==> flow/design.v <==
module cordic_magphase #(
    parameter integer INPUT_WIDTH      = 16,
    parameter integer INT_WIDTH        = 32,
    parameter integer ITERATIONS       = 32,
    parameter integer GAIN_FRAC_BITS   = 28,
    parameter integer OUTPUT_FRAC_BITS = 14
) (
    input  wire                          clk,
    input  wire                          rst_n,
    input  wire                          start,
    input  wire signed [INPUT_WIDTH-1:0] x_in,
    input  wire signed [INPUT_WIDTH-1:0] y_in,
    output reg                           busy,
    output reg                           done,
    output reg  signed [INT_WIDTH-1:0]   magnitude,
    output reg  signed [INT_WIDTH-1:0]   phase
);
    localparam IDLE         = 2'd0;
    localparam ITERATE      = 2'd1;
    localparam POST_PROCESS = 2'd2;
    localparam DONE_STATE   = 2'd3;
    reg [1:0] state, state_next;
    reg signed [INT_WIDTH-1:0] x_reg, y_reg, x_next, y_next;
    reg signed [INT_WIDTH-1:0] z_reg, z_next;
    reg [5:0]                  iter_cnt, iter_cnt_next;
    reg signed [1:0] pi_correction, pi_correction_next;  
    localparam [31:0] PI_CONST32    = 32'h3243F6A8;  
    localparam [31:0] TWOPI_CONST32 = 32'h6487ED51;  
    localparam [31:0] K_INV32       = 32'd162600000;
    localparam signed [INT_WIDTH-1:0] PI_CONST    = {{(INT_WIDTH-32){PI_CONST32[31]}}, PI_CONST32};
    localparam signed [INT_WIDTH-1:0] TWOPI_CONST = {{(INT_WIDTH-32){TWOPI_CONST32[31]}}, TWOPI_CONST32};
    localparam signed [INT_WIDTH-1:0] K_INV       = {{(INT_WIDTH-32){K_INV32[31]}}, K_INV32};
    function signed [31:0] atan_lut;
        input [4:0] idx;
        begin
            case (idx)
                4'd0:  atan_lut = 32'sh0C90FDAA;
                4'd1:  atan_lut = 32'sh076B19C1;
                4'd2:  atan_lut = 32'sh03EB6EBF;
                4'd3:  atan_lut = 32'sh01FD5BA9;
                4'd4:  atan_lut = 32'sh00FFAAE0;
                4'd5:  atan_lut = 32'sh007FF55B;
                4'd6:  atan_lut = 32'sh003FFEA8;
                4'd7:  atan_lut = 32'sh001FFFDA;
                4'd8:  atan_lut = 32'sh000FFFEF;
                4'd9:  atan_lut = 32'sh0007FFFF;
                4'd10: atan_lut = 32'sh0003FFFF;
                4'd11: atan_lut = 32'sh0001FFFF;
                4'd12: atan_lut = 32'sh0000FFFF;
                4'd13: atan_lut = 32'sh00007FFF;
                4'd14: atan_lut = 32'sh00003FFF;
                4'd15: atan_lut = 32'sh00001FFF;  
                5'd16: atan_lut = 32'sh00000FFF;  
                5'd17: atan_lut = 32'sh000007FF;  
                5'd18: atan_lut = 32'sh000003FF;  
                5'd19: atan_lut = 32'sh000001FF;  
                5'd20: atan_lut = 32'sh000000FF;  
                5'd21: atan_lut = 32'sh0000007F;  
                5'd22: atan_lut = 32'sh0000003F;  
                5'd23: atan_lut = 32'sh0000001F;  
                5'd24: atan_lut = 32'sh0000000F;  
                5'd25: atan_lut = 32'sh00000007;  
                5'd26: atan_lut = 32'sh00000003;  
                5'd27: atan_lut = 32'sh00000001;  
                default: atan_lut = 32'sh00000000;  
            endcase
        end
    endfunction
    wire signed [47:0] mag_prod = x_reg * K_INV;  
    wire signed [INT_WIDTH-1:0] mag_corr = mag_prod >>> GAIN_FRAC_BITS;
    reg  signed [INT_WIDTH-1:0] phase_tmp;
    always @(posedge clk or negedge rst_n) begin
        if (!rst_n) begin
            state     <= IDLE;
            busy      <= 1'b0;
            done      <= 1'b0;
            x_reg     <= 0;
            y_reg     <= 0;
            z_reg     <= 0;
            iter_cnt  <= 0;
            magnitude <= 0;
            phase     <= 0;
            pi_correction <= 2'sd0;
        end else begin
            state    <= state_next;
            x_reg    <= x_next;
            y_reg    <= y_next;
            z_reg    <= z_next;
            iter_cnt <= iter_cnt_next;
            pi_correction <= pi_correction_next;
            busy     <= (state_next != IDLE) && (state_next != DONE_STATE);
            done     <= (state_next == DONE_STATE);
            if (state_next == DONE_STATE) begin
                magnitude <= ((mag_corr < 0) ? -mag_corr : mag_corr) << OUTPUT_FRAC_BITS;
                case (pi_correction)
                    -2'sd1: phase_tmp = z_next - PI_CONST;
                    2'sd0:  phase_tmp = z_next;
                    default: phase_tmp = z_next + PI_CONST;
                endcase
                if (phase_tmp > PI_CONST)
                    phase_tmp = phase_tmp - TWOPI_CONST;
                else if (phase_tmp < -PI_CONST)
                    phase_tmp = phase_tmp + TWOPI_CONST;
                phase <= phase_tmp;
            end
        end
    end
    always @* begin
        state_next          = state;
        x_next              = x_reg;
        y_next              = y_reg;
        z_next              = z_reg;
        iter_cnt_next       = iter_cnt;
        pi_correction_next  = pi_correction;
        case (state)
            IDLE, DONE_STATE: begin
                if (start) begin
                    x_next = {{(INT_WIDTH-INPUT_WIDTH){x_in[INPUT_WIDTH-1]}}, x_in};
                    y_next = {{(INT_WIDTH-INPUT_WIDTH){y_in[INPUT_WIDTH-1]}}, y_in};
                    if (x_next < 0) begin
                        x_next = -x_next;
                        y_next = -y_next;
                        pi_correction_next = (y_next >= 0) ? 2'sd1 : -2'sd1;
                    end else begin
                        pi_correction_next = 2'sd0;
                    end
                    z_next        = 0;
                    iter_cnt_next = 0;
                    state_next    = ITERATE;
                end else begin
                    state_next    = IDLE;
                end
            end
            ITERATE: begin
                if (iter_cnt < ITERATIONS) begin
                    if (y_reg >= 0) begin
                        x_next = x_reg + (y_reg >>> iter_cnt);
                        y_next = y_reg - (x_reg >>> iter_cnt);
                        z_next = z_reg + atan_lut(iter_cnt[4:0]);
                    end else begin
                        x_next = x_reg - (y_reg >>> iter_cnt);
                        y_next = y_reg + (x_reg >>> iter_cnt);
                        z_next = z_reg - atan_lut(iter_cnt[4:0]);
                    end
                    iter_cnt_next = iter_cnt + 1'b1;
                    if (iter_cnt == ITERATIONS-1)
                        state_next = POST_PROCESS;
                end else begin
                    state_next = POST_PROCESS;
                end
            end
            POST_PROCESS: begin
                state_next = DONE_STATE;
            end
            default: state_next = IDLE;
        endcase
    end
endmodule
# From RTL to reports: cordic_magphase
# Tool output for the design above before and after an edit, in the order of the flow.
# Lines under "orig" count in the file above, lines under "edited" in the edited file.
# "delta": "edited" minus "orig" as printed here.
# Operators: Yosys type, input widths -> output width; for muxes data width and select width s.
# Cell names lack the library's common part.
# Not given: --
[setup] design="cordic_magphase" clock="clk" library="sky130hd" corner="tt_025C_1v80"

# Edit of the RTL
# The edit as a unified diff against the file above.
# The edit is scripted: it alters the design's behaviour and was not made to optimise anything.
# begin of diff
@@ -139,5 +139,5 @@
                         z_next = z_reg + atan_lut(iter_cnt[4:0]);
                     end else begin
-                        x_next = x_reg - (y_reg >>> iter_cnt);
+                        x_next = x_reg - (y_reg >> iter_cnt);
                         y_next = y_reg + (x_reg >>> iter_cnt);
                         z_next = z_reg - atan_lut(iter_cnt[4:0]);
# end of diff

# After elaboration
# Yosys after proc, flatten, opt, wreduce and memory -nomap, before mapping. Memory bits, and registers merged into a memory's read port (data or address), are not among the register bits. Print and check cells are not counted.
# Yosys's memory passes give these memory sizes; they may raise the number of words (mostly to a power of two), join words into wider ones and drop unused or constant bits.
[bits] element="regBits" orig=158 edited=158 delta=0
[bits] element="romBits" orig=1792 edited=1792 delta=0
[bits] element="mem_count" orig=2 edited=2 delta=0
[bits] element="out_inout_bits" orig=66 edited=66 delta=0
[bits] element="wordCells" orig=91 edited=92 delta=1
[classes] element="n_addsub" orig=14 edited=14 delta=0
[classes] element="n_mul" orig=1 edited=1 delta=0
[classes] element="cmp" orig=7 edited=7 delta=0
[classes] element="eq_ne" orig=9 edited=9 delta=0
[classes] element="shift" orig=2 edited=3 delta=1
[classes] element="muxes" orig=36 edited=36 delta=0
[classes] element="bitwise" orig=2 edited=2 delta=0
[classes] element="reduce_and_logical" orig=8 edited=8 delta=0
[mem_list] element="memory_list" orig="32x28 r1 w0; 32x28 r1 w0" edited="32x28 r1 w0; 32x28 r1 w0"
[ops] cell="$shr 32x6->32" orig=0 edited=1 delta=1
[ops] cell="$mux 32" orig=20 edited=20 delta=0
[ops] cell="$mux 2" orig=6 edited=6 delta=0
[ops] cell="$eq 2x2->1 const B" orig=4 edited=4 delta=0
[ops] cell="$add 32x32->32" orig=3 edited=3 delta=0
[ops] cell="$ne 2x2->1 const B" orig=3 edited=3 delta=0
[ops] cell="$pmux 32 s2" orig=3 edited=3 delta=0
[ops] cell="$sub 32x32->32" orig=3 edited=3 delta=0
[ops] cell="$ge 32x1->1 const B" orig=2 edited=2 delta=0
[ops] cell="$logic_not 2->1" orig=2 edited=2 delta=0
[ops] cell="$mux 6" orig=2 edited=2 delta=0
[ops] cell="$neg 16->32" orig=2 edited=2 delta=0
[ops] cell="$not 1->1" orig=2 edited=2 delta=0
[ops] cell="$reduce_or 2->1" orig=2 edited=2 delta=0
[ops] cell="$sshr 32x6->32" orig=2 edited=2 delta=0
[ops] cell="$add 32x31->32 const B" orig=1 edited=1 delta=0
[ops] cell="$add 32x32->32 const B" orig=1 edited=1 delta=0
[ops] cell="$add 6x1->6 const B" orig=1 edited=1 delta=0
[ops] cell="$eq 2x1->1 const B" orig=1 edited=1 delta=0
[ops] cell="$eq 6x5->1 const B" orig=1 edited=1 delta=0
[ops] cell="$gt 32x31->1 const B" orig=1 edited=1 delta=0
[ops] cell="$logic_and 1x1->1" orig=1 edited=1 delta=0
[ops] cell="$lt 16x1->1 const B" orig=1 edited=1 delta=0
[ops] cell="$lt 20x1->1 const B" orig=1 edited=1 delta=0
[ops] cell="$lt 32x31->1 const B" orig=1 edited=1 delta=0
[ops] cell="$lt 6x6->1 const B" orig=1 edited=1 delta=0
[ops] cell="$mul 32x23->42 const B" orig=1 edited=1 delta=0
[ops] cell="$mux 1" orig=1 edited=1 delta=0
# Not every row of either side is listed.

# Logic depth
# Longest topological path by Yosys (ltp), each cell counted once; first at word level (registers and memories cut), then after technology mapping (sequential cells cut; the memories' decode and read muxes count).
[depth] element="ltp_word" orig=14 edited=14 delta=0
[depth] element="ABC_AREA" orig="0" edited="0"
[depth] element="mapped_depth" orig=44 edited=45 delta=1
[depth] element="mapped_depth_nobuf" orig=36 edited=35 delta=-1

# After synthesis
# Yosys stat after the flow's synthesis: flattened, memories mapped to cells. It holds for the ABC_AREA given above (unset counts as 0); a run with the other value may have another netlist.
[synth_totals] element="cell_count" orig=3625 edited=3673 delta=48
[synth_totals] element="yosys_area_um2" orig=29866.1 edited=30416.7 delta=550.6
[synth_totals] element="ffs" orig=160 edited=160 delta=0
[synth_totals] element="buf_cells" orig=180 edited=181 delta=1
[by_type] cell_type="nor2_1" orig=257 edited=298 delta=41
[by_type] cell_type="nand3_1" orig=87 edited=59 delta=-28
[by_type] cell_type="nand2_1" orig=355 edited=336 delta=-19
[by_type] cell_type="a22o_1" orig=20 edited=4 delta=-16
[by_type] cell_type="o21ai_0" orig=209 edited=224 delta=15
[by_type] cell_type="o21a_1" orig=30 edited=44 delta=14
[by_type] cell_type="a31oi_1" orig=52 edited=40 delta=-12
[by_type] cell_type="a21boi_0" orig=6 edited=17 delta=11
[by_type] cell_type="a21oi_1" orig=275 edited=265 delta=-10
[by_type] cell_type="mux4_1" orig=1 edited=10 delta=9
[by_type] cell_type="nor3_1" orig=55 edited=63 delta=8
[by_type] cell_type="mux2_2" orig=27 edited=35 delta=8
[by_type] cell_type="o22ai_1" orig=25 edited=33 delta=8
[by_type] cell_type="nand4_1" orig=14 edited=22 delta=8
[by_type] cell_type="o41ai_1" orig=6 edited=13 delta=7
[by_type] cell_type="nand3b_1" orig=2 edited=9 delta=7
[by_type] cell_type="clkbuf_1" orig=115 edited=109 delta=-6
[by_type] cell_type="o21bai_1" orig=21 edited=15 delta=-6
# Not every row of either side is listed.

# Path before layout
# Source: OpenSTA report_checks on the synthesized netlist (no wires, ideal clock, input and output delay 20% of the period each), path of least setup slack; recovery checks are left aside. Register names are those of the netlist, which keeps one name where synthesis merged equal registers.
[synth_path] element="path_type" orig="input to register" edited="register to register"
[synth_path] element="from" orig="input start" edited="register iter_cnt[0]"
[synth_path] element="to" orig="register phase[10]" edited="register phase[5]"
[synth_path] element="period_ps" orig=20000 edited=20000 delta=0
[synth_path] element="input_delay_ps" orig=4000
[synth_path] element="t_first_pin_ps" orig=4000 edited=0 delta=-4000
[synth_path] element="arrival_ps" orig=8812 edited=9445 delta=633
[synth_path] element="required_ps" orig=19875 edited=19875 delta=0
[synth_path] element="setup_slack_ps" orig=11064 edited=10431 delta=-633
[synth_path] element="path_delay_ps" orig=4937 edited=9570 delta=4633
[synth_path] element="stages" orig=23 edited=39 delta=16
[synth_path] element="n_path_buf" orig=5 edited=8 delta=3
[synth_path] element="synth_period_reached_ps" orig=8936 edited=9569 delta=633
# "path_delay_ps" = arrival - input delay + setup time.
# "stages" counts driving pins, that of a launching flip-flop among them; a cell with two outputs on the path counts twice.
# "synth_period_reached_ps" = period - worst setup slack (recovery checks aside). The figure is calculated, with input and output delays left at 20% of the set period.
# The rows between start and end are the longest chain of elaborated cells between them; the timing report does not say that the signal goes this way. Where chains are equally long, one stands for them.
# Each line given opens the expression or statement behind the cell; cells for indexed reads and writes are added by Yosys, which also makes memories of some case tables.
# The chain passes a memory read, where the word-level depth is cut; so it can be longer than that depth.
[synth_via_orig] cell_sequence="or3b_1 clkbuf_1 and2_1 clkbuf_1 buf_1 a22o_1 ha_1 nor2b_1 o31a_1 o2111ai_1 a21oi_1 o21a_1 nor4b_1 o21ai_0 a22oi_1 o2111ai_1 a211o_1 a31oi_2 buf_4 buf_2 o32ai_1 xnor2_1 mux2_2" elab_chain_len=8
[synth_rtl_orig] element="start: declaration" line=10 rtl="input  wire                          start,"
[synth_rtl_orig] element="$mux 32" line=117 rtl="if (start) begin"
[synth_rtl_orig] element="$pmux 32 s3" line=115 rtl="case (state)"
[synth_rtl_orig] element="$add 32x31->32" line=98 rtl="default: phase_tmp = z_next + PI_CONST;"
[synth_rtl_orig] element="$pmux 32 s2" line=95 rtl="case (pi_correction)"
[synth_rtl_orig] element="$mux 32" line=93 rtl="if (state_next == DONE_STATE) begin"
[synth_rtl_orig] element="$add 32x32->32" line=103 rtl="phase_tmp = phase_tmp + TWOPI_CONST;"
[synth_rtl_orig] element="$mux 32" line=102 rtl="else if (phase_tmp < -PI_CONST)"
[synth_rtl_orig] element="$mux 32" line=100 rtl="if (phase_tmp > PI_CONST)"
[synth_rtl_orig] element="end: assignment" line=82 rtl="phase     <= 0;"
[synth_rtl_orig] element="end: assignment" line=104 rtl="phase <= phase_tmp;"
[synth_rtl_orig] element="end: declaration" line=16 rtl="output reg  signed [INT_WIDTH-1:0]   phase"
# Some nets on the timed path still bear RTL names; the line given drives or declares the net.
[synth_nets_orig] net="z_next[5]" line=115
[synth_via_edited] cell_sequence="dfrtp_1 buf_6 buf_12 buf_4 clkbuf_1 clkbuf_1 inv_1 ha_1 or3_1 a211oi_1 a21oi_1 nor2_1 nand4_1 nand2_1 buf_1 xor2_1 ha_1 a21oi_1 [... 3 more ...] a221oi_1 ha_1 o21ai_0 o21bai_2 nor4_2 nor3_1 a21o_1 a221oi_1 a21bo_1 buf_2 or3_1 or4_1 a211o_1 and3b_1 clkbuf_1 o2bb2ai_1 xnor2_1 mux2_2" elab_chain_len=14
[synth_rtl_edited] element="start: declaration" line=25 rtl="reg [5:0]                  iter_cnt, iter_cnt_next;"
[synth_rtl_edited] element="start: assignment" line=80 rtl="iter_cnt  <= 0;"
[synth_rtl_edited] element="start: assignment" line=89 rtl="iter_cnt <= iter_cnt_next;"
[synth_rtl_edited] element="$mem_v2 32x28" line=36 rtl="case (idx)"
[synth_rtl_edited] element="$mux 32" line=136 rtl="if (y_reg >= 0) begin"
[synth_rtl_edited] element="$mux 32" line=135 rtl="if (iter_cnt < ITERATIONS) begin"
[synth_rtl_edited] element="$mux 32" line=115 rtl="case (state)"
[synth_rtl_edited] element="$sub 32x32->32" line=143 rtl="z_next = z_reg - atan_lut(iter_cnt[4:0]);"
[synth_rtl_edited] element="$mux 32" line=136
[synth_rtl_edited] element="$mux 32" line=135
[synth_rtl_edited] element="$pmux 32 s3" line=115
[synth_rtl_edited] element="$add 32x31->32" line=98 rtl="default: phase_tmp = z_next + PI_CONST;"
[synth_rtl_edited] element="$pmux 32 s2" line=95 rtl="case (pi_correction)"
[synth_rtl_edited] element="$mux 32" line=93 rtl="if (state_next == DONE_STATE) begin"
[synth_rtl_edited] element="$lt 32x31->1" line=102 rtl="else if (phase_tmp < -PI_CONST)"
[synth_rtl_edited] element="$mux 32" line=102
[synth_rtl_edited] element="$mux 32" line=100 rtl="if (phase_tmp > PI_CONST)"
[synth_rtl_edited] element="end: assignment" line=82 rtl="phase     <= 0;"
[synth_rtl_edited] element="end: assignment" line=104 rtl="phase <= phase_tmp;"
[synth_rtl_edited] element="end: declaration" line=16 rtl="output reg  signed [INT_WIDTH-1:0]   phase"
[synth_nets_edited] net="z_next[10]" line=115

# Path in the finished layout
# From the final timing report of each run of pair A: the path of least setup slack in the routed layout; clock arrival at registers is part of the times.
# The report prints the path's times to 10 ps; the period is as set.
[layout_path] element="path_type" orig="input to register" edited="register to register"
[layout_path] element="from" orig="input start" edited="register iter_cnt[0]"
[layout_path] element="to" orig="register phase[25]" edited="register phase[13]"
[layout_path] element="period_ps" orig=20000 edited=20000 delta=0
[layout_path] element="input_delay_ps" orig=4000
[layout_path] element="t_first_pin_ps" orig=4000 edited=490 delta=-3510
[layout_path] element="arrival_ps" orig=10860 edited=11560 delta=700
[layout_path] element="required_ps" orig=20420 edited=20390 delta=-30
[layout_path] element="setup_slack_ps" orig=9560 edited=8830 delta=-730
[layout_path] element="stages" orig=20 edited=32 delta=12
[layout_path] element="n_path_buf" orig=1 edited=1 delta=0
# The rows between start and end are the longest chain of elaborated cells between them; the timing report does not say that the signal goes this way. Where chains are equally long, one stands for them.
# The chain passes a memory read, where the word-level depth is cut; so it can be longer than that depth.
[layout_via_orig] cell_sequence="clkdlybuf4s50_1 or3b_1 and2_1 a32oi_1 inv_1 ha_1 o21a_1 o31a_1 o2111ai_1 a21oi_1 o21ai_0 o211a_1 o31a_1 xnor2_1 and2_1 a21oi_1 nor2_2 a2111oi_0 o211ai_1 o311ai_1" elab_chain_len=8
[layout_rtl_orig] element="start: declaration" line=10 rtl="input  wire                          start,"
[layout_rtl_orig] element="$mux 32" line=117 rtl="if (start) begin"
[layout_rtl_orig] element="$pmux 32 s3" line=115 rtl="case (state)"
[layout_rtl_orig] element="$add 32x31->32" line=98 rtl="default: phase_tmp = z_next + PI_CONST;"
[layout_rtl_orig] element="$pmux 32 s2" line=95 rtl="case (pi_correction)"
[layout_rtl_orig] element="$mux 32" line=93 rtl="if (state_next == DONE_STATE) begin"
[layout_rtl_orig] element="$add 32x32->32" line=103 rtl="phase_tmp = phase_tmp + TWOPI_CONST;"
[layout_rtl_orig] element="$mux 32" line=102 rtl="else if (phase_tmp < -PI_CONST)"
[layout_rtl_orig] element="$mux 32" line=100 rtl="if (phase_tmp > PI_CONST)"
[layout_rtl_orig] element="end: assignment" line=82 rtl="phase     <= 0;"
[layout_rtl_orig] element="end: assignment" line=104 rtl="phase <= phase_tmp;"
[layout_rtl_orig] element="end: declaration" line=16 rtl="output reg  signed [INT_WIDTH-1:0]   phase"
# Some nets on the timed path still bear RTL names; the line given drives or declares the net.
[layout_nets_orig] net="z_next[6]" line=115
[layout_via_edited] cell_sequence="dfrtp_4 buf_4 inv_1 ha_1 or3_1 a211oi_1 a21oi_1 nor2_1 nand4_1 nand2_1 xor2_1 ha_1 a21oi_1 nand2_1 o31ai_2 xor2_1 a221oi_1 ha_1 o21ai_0 o21bai_2 nor4_2 nor3_1 a2111oi_0 a221oi_1 a21bo_1 or3_1 or4_1 a211o_1 nand3b_2 o22ai_1 xor2_1 mux2_2" elab_chain_len=14
[layout_rtl_edited] element="start: declaration" line=25 rtl="reg [5:0]                  iter_cnt, iter_cnt_next;"
[layout_rtl_edited] element="start: assignment" line=80 rtl="iter_cnt  <= 0;"
[layout_rtl_edited] element="start: assignment" line=89 rtl="iter_cnt <= iter_cnt_next;"
[layout_rtl_edited] element="$mem_v2 32x28" line=36 rtl="case (idx)"
[layout_rtl_edited] element="$mux 32" line=136 rtl="if (y_reg >= 0) begin"
[layout_rtl_edited] element="$mux 32" line=135 rtl="if (iter_cnt < ITERATIONS) begin"
[layout_rtl_edited] element="$mux 32" line=115 rtl="case (state)"
[layout_rtl_edited] element="$sub 32x32->32" line=143 rtl="z_next = z_reg - atan_lut(iter_cnt[4:0]);"
[layout_rtl_edited] element="$mux 32" line=136
[layout_rtl_edited] element="$mux 32" line=135
[layout_rtl_edited] element="$pmux 32 s3" line=115
[layout_rtl_edited] element="$add 32x31->32" line=98 rtl="default: phase_tmp = z_next + PI_CONST;"
[layout_rtl_edited] element="$pmux 32 s2" line=95 rtl="case (pi_correction)"
[layout_rtl_edited] element="$mux 32" line=93 rtl="if (state_next == DONE_STATE) begin"
[layout_rtl_edited] element="$add 32x32->32" line=103 rtl="phase_tmp = phase_tmp + TWOPI_CONST;"
[layout_rtl_edited] element="$mux 32" line=102 rtl="else if (phase_tmp < -PI_CONST)"
[layout_rtl_edited] element="$mux 32" line=100 rtl="if (phase_tmp > PI_CONST)"
[layout_rtl_edited] element="end: assignment" line=82 rtl="phase     <= 0;"
[layout_rtl_edited] element="end: assignment" line=104 rtl="phase <= phase_tmp;"
[layout_rtl_edited] element="end: declaration" line=16 rtl="output reg  signed [INT_WIDTH-1:0]   phase"
[layout_nets_edited] net="z_next[10]" line=115

# Flow runs
# Runs of the flow (Yosys, OpenROAD) on both versions; the two runs of a pair have the same settings. The constraints put input and output delay at 20% of the set period each and load the outputs with 0.01 pF.
[settings_pair_A] CORE_UTILIZATION=40 period_ns=20.0 CAP_MARGIN=20 CORE_MARGIN=2 SLEW_MARGIN=20
[results_pair_A] element="yosys.chip_area_um2" orig=29866.1 edited=30416.7 delta=550.6
[results_pair_A] element="die_footprint_um2" orig=76867.6 edited=78262.9 delta=1395.3
[results_pair_A] element="stdcell_area_um2" orig=32225.9 edited=32633.8 delta=407.9
[results_pair_A] element="finish.utilization_frac" orig=0.434 edited=0.432 delta=-0.002
[results_pair_A] element="timing.setup.ws_ps" orig=9556 edited=8834 delta=-722
[results_pair_A] element="setupTns_ps" orig=0 edited=0 delta=0
[results_pair_A] element="ws_hold_ps" orig=484 edited=494 delta=10
[results_pair_A] element="achievedPeriod_ps" orig=10444 edited=11166 delta=722
[settings_pair_B] ABC_AREA=0 CAP_MARGIN=35 CELL_PAD_IN_SITES_DETAIL_PLACEMENT=0 CELL_PAD_IN_SITES_GLOBAL_PLACEMENT=1 CORE_ASPECT_RATIO=1.18 CORE_MARGIN=8 CORE_UTILIZATION=55 GPL_ROUTABILITY_DRIVEN=0 GPL_TIMING_DRIVEN=0 PLACE_DENSITY_LB_ADDON=0.23 SETUP_SLACK_MARGIN=1.06 period_ns=11.5 SLEW_MARGIN=20
[results_pair_B] element="yosys.chip_area_um2" orig=29866.1 edited=30416.7 delta=550.6
[results_pair_B] element="die_footprint_um2" orig=62039.8 edited=63109.2 delta=1069.4
[results_pair_B] element="stdcell_area_um2" orig=32533.7 edited=33388.3 delta=854.6
[results_pair_B] element="finish.utilization_frac" orig=0.601 edited=0.611 delta=0.010
[results_pair_B] element="timing.setup.ws_ps" orig=1257 edited=1301 delta=44
[results_pair_B] element="setupTns_ps" orig=0 edited=0 delta=0
[results_pair_B] element="ws_hold_ps" orig=423 edited=395 delta=-28
[results_pair_B] element="achievedPeriod_ps" orig=10243 edited=10199 delta=-44
# "achievedPeriod_ps" = clock period - worst setup slack. The figure is calculated, with input and output delays left at 20% of the set period.
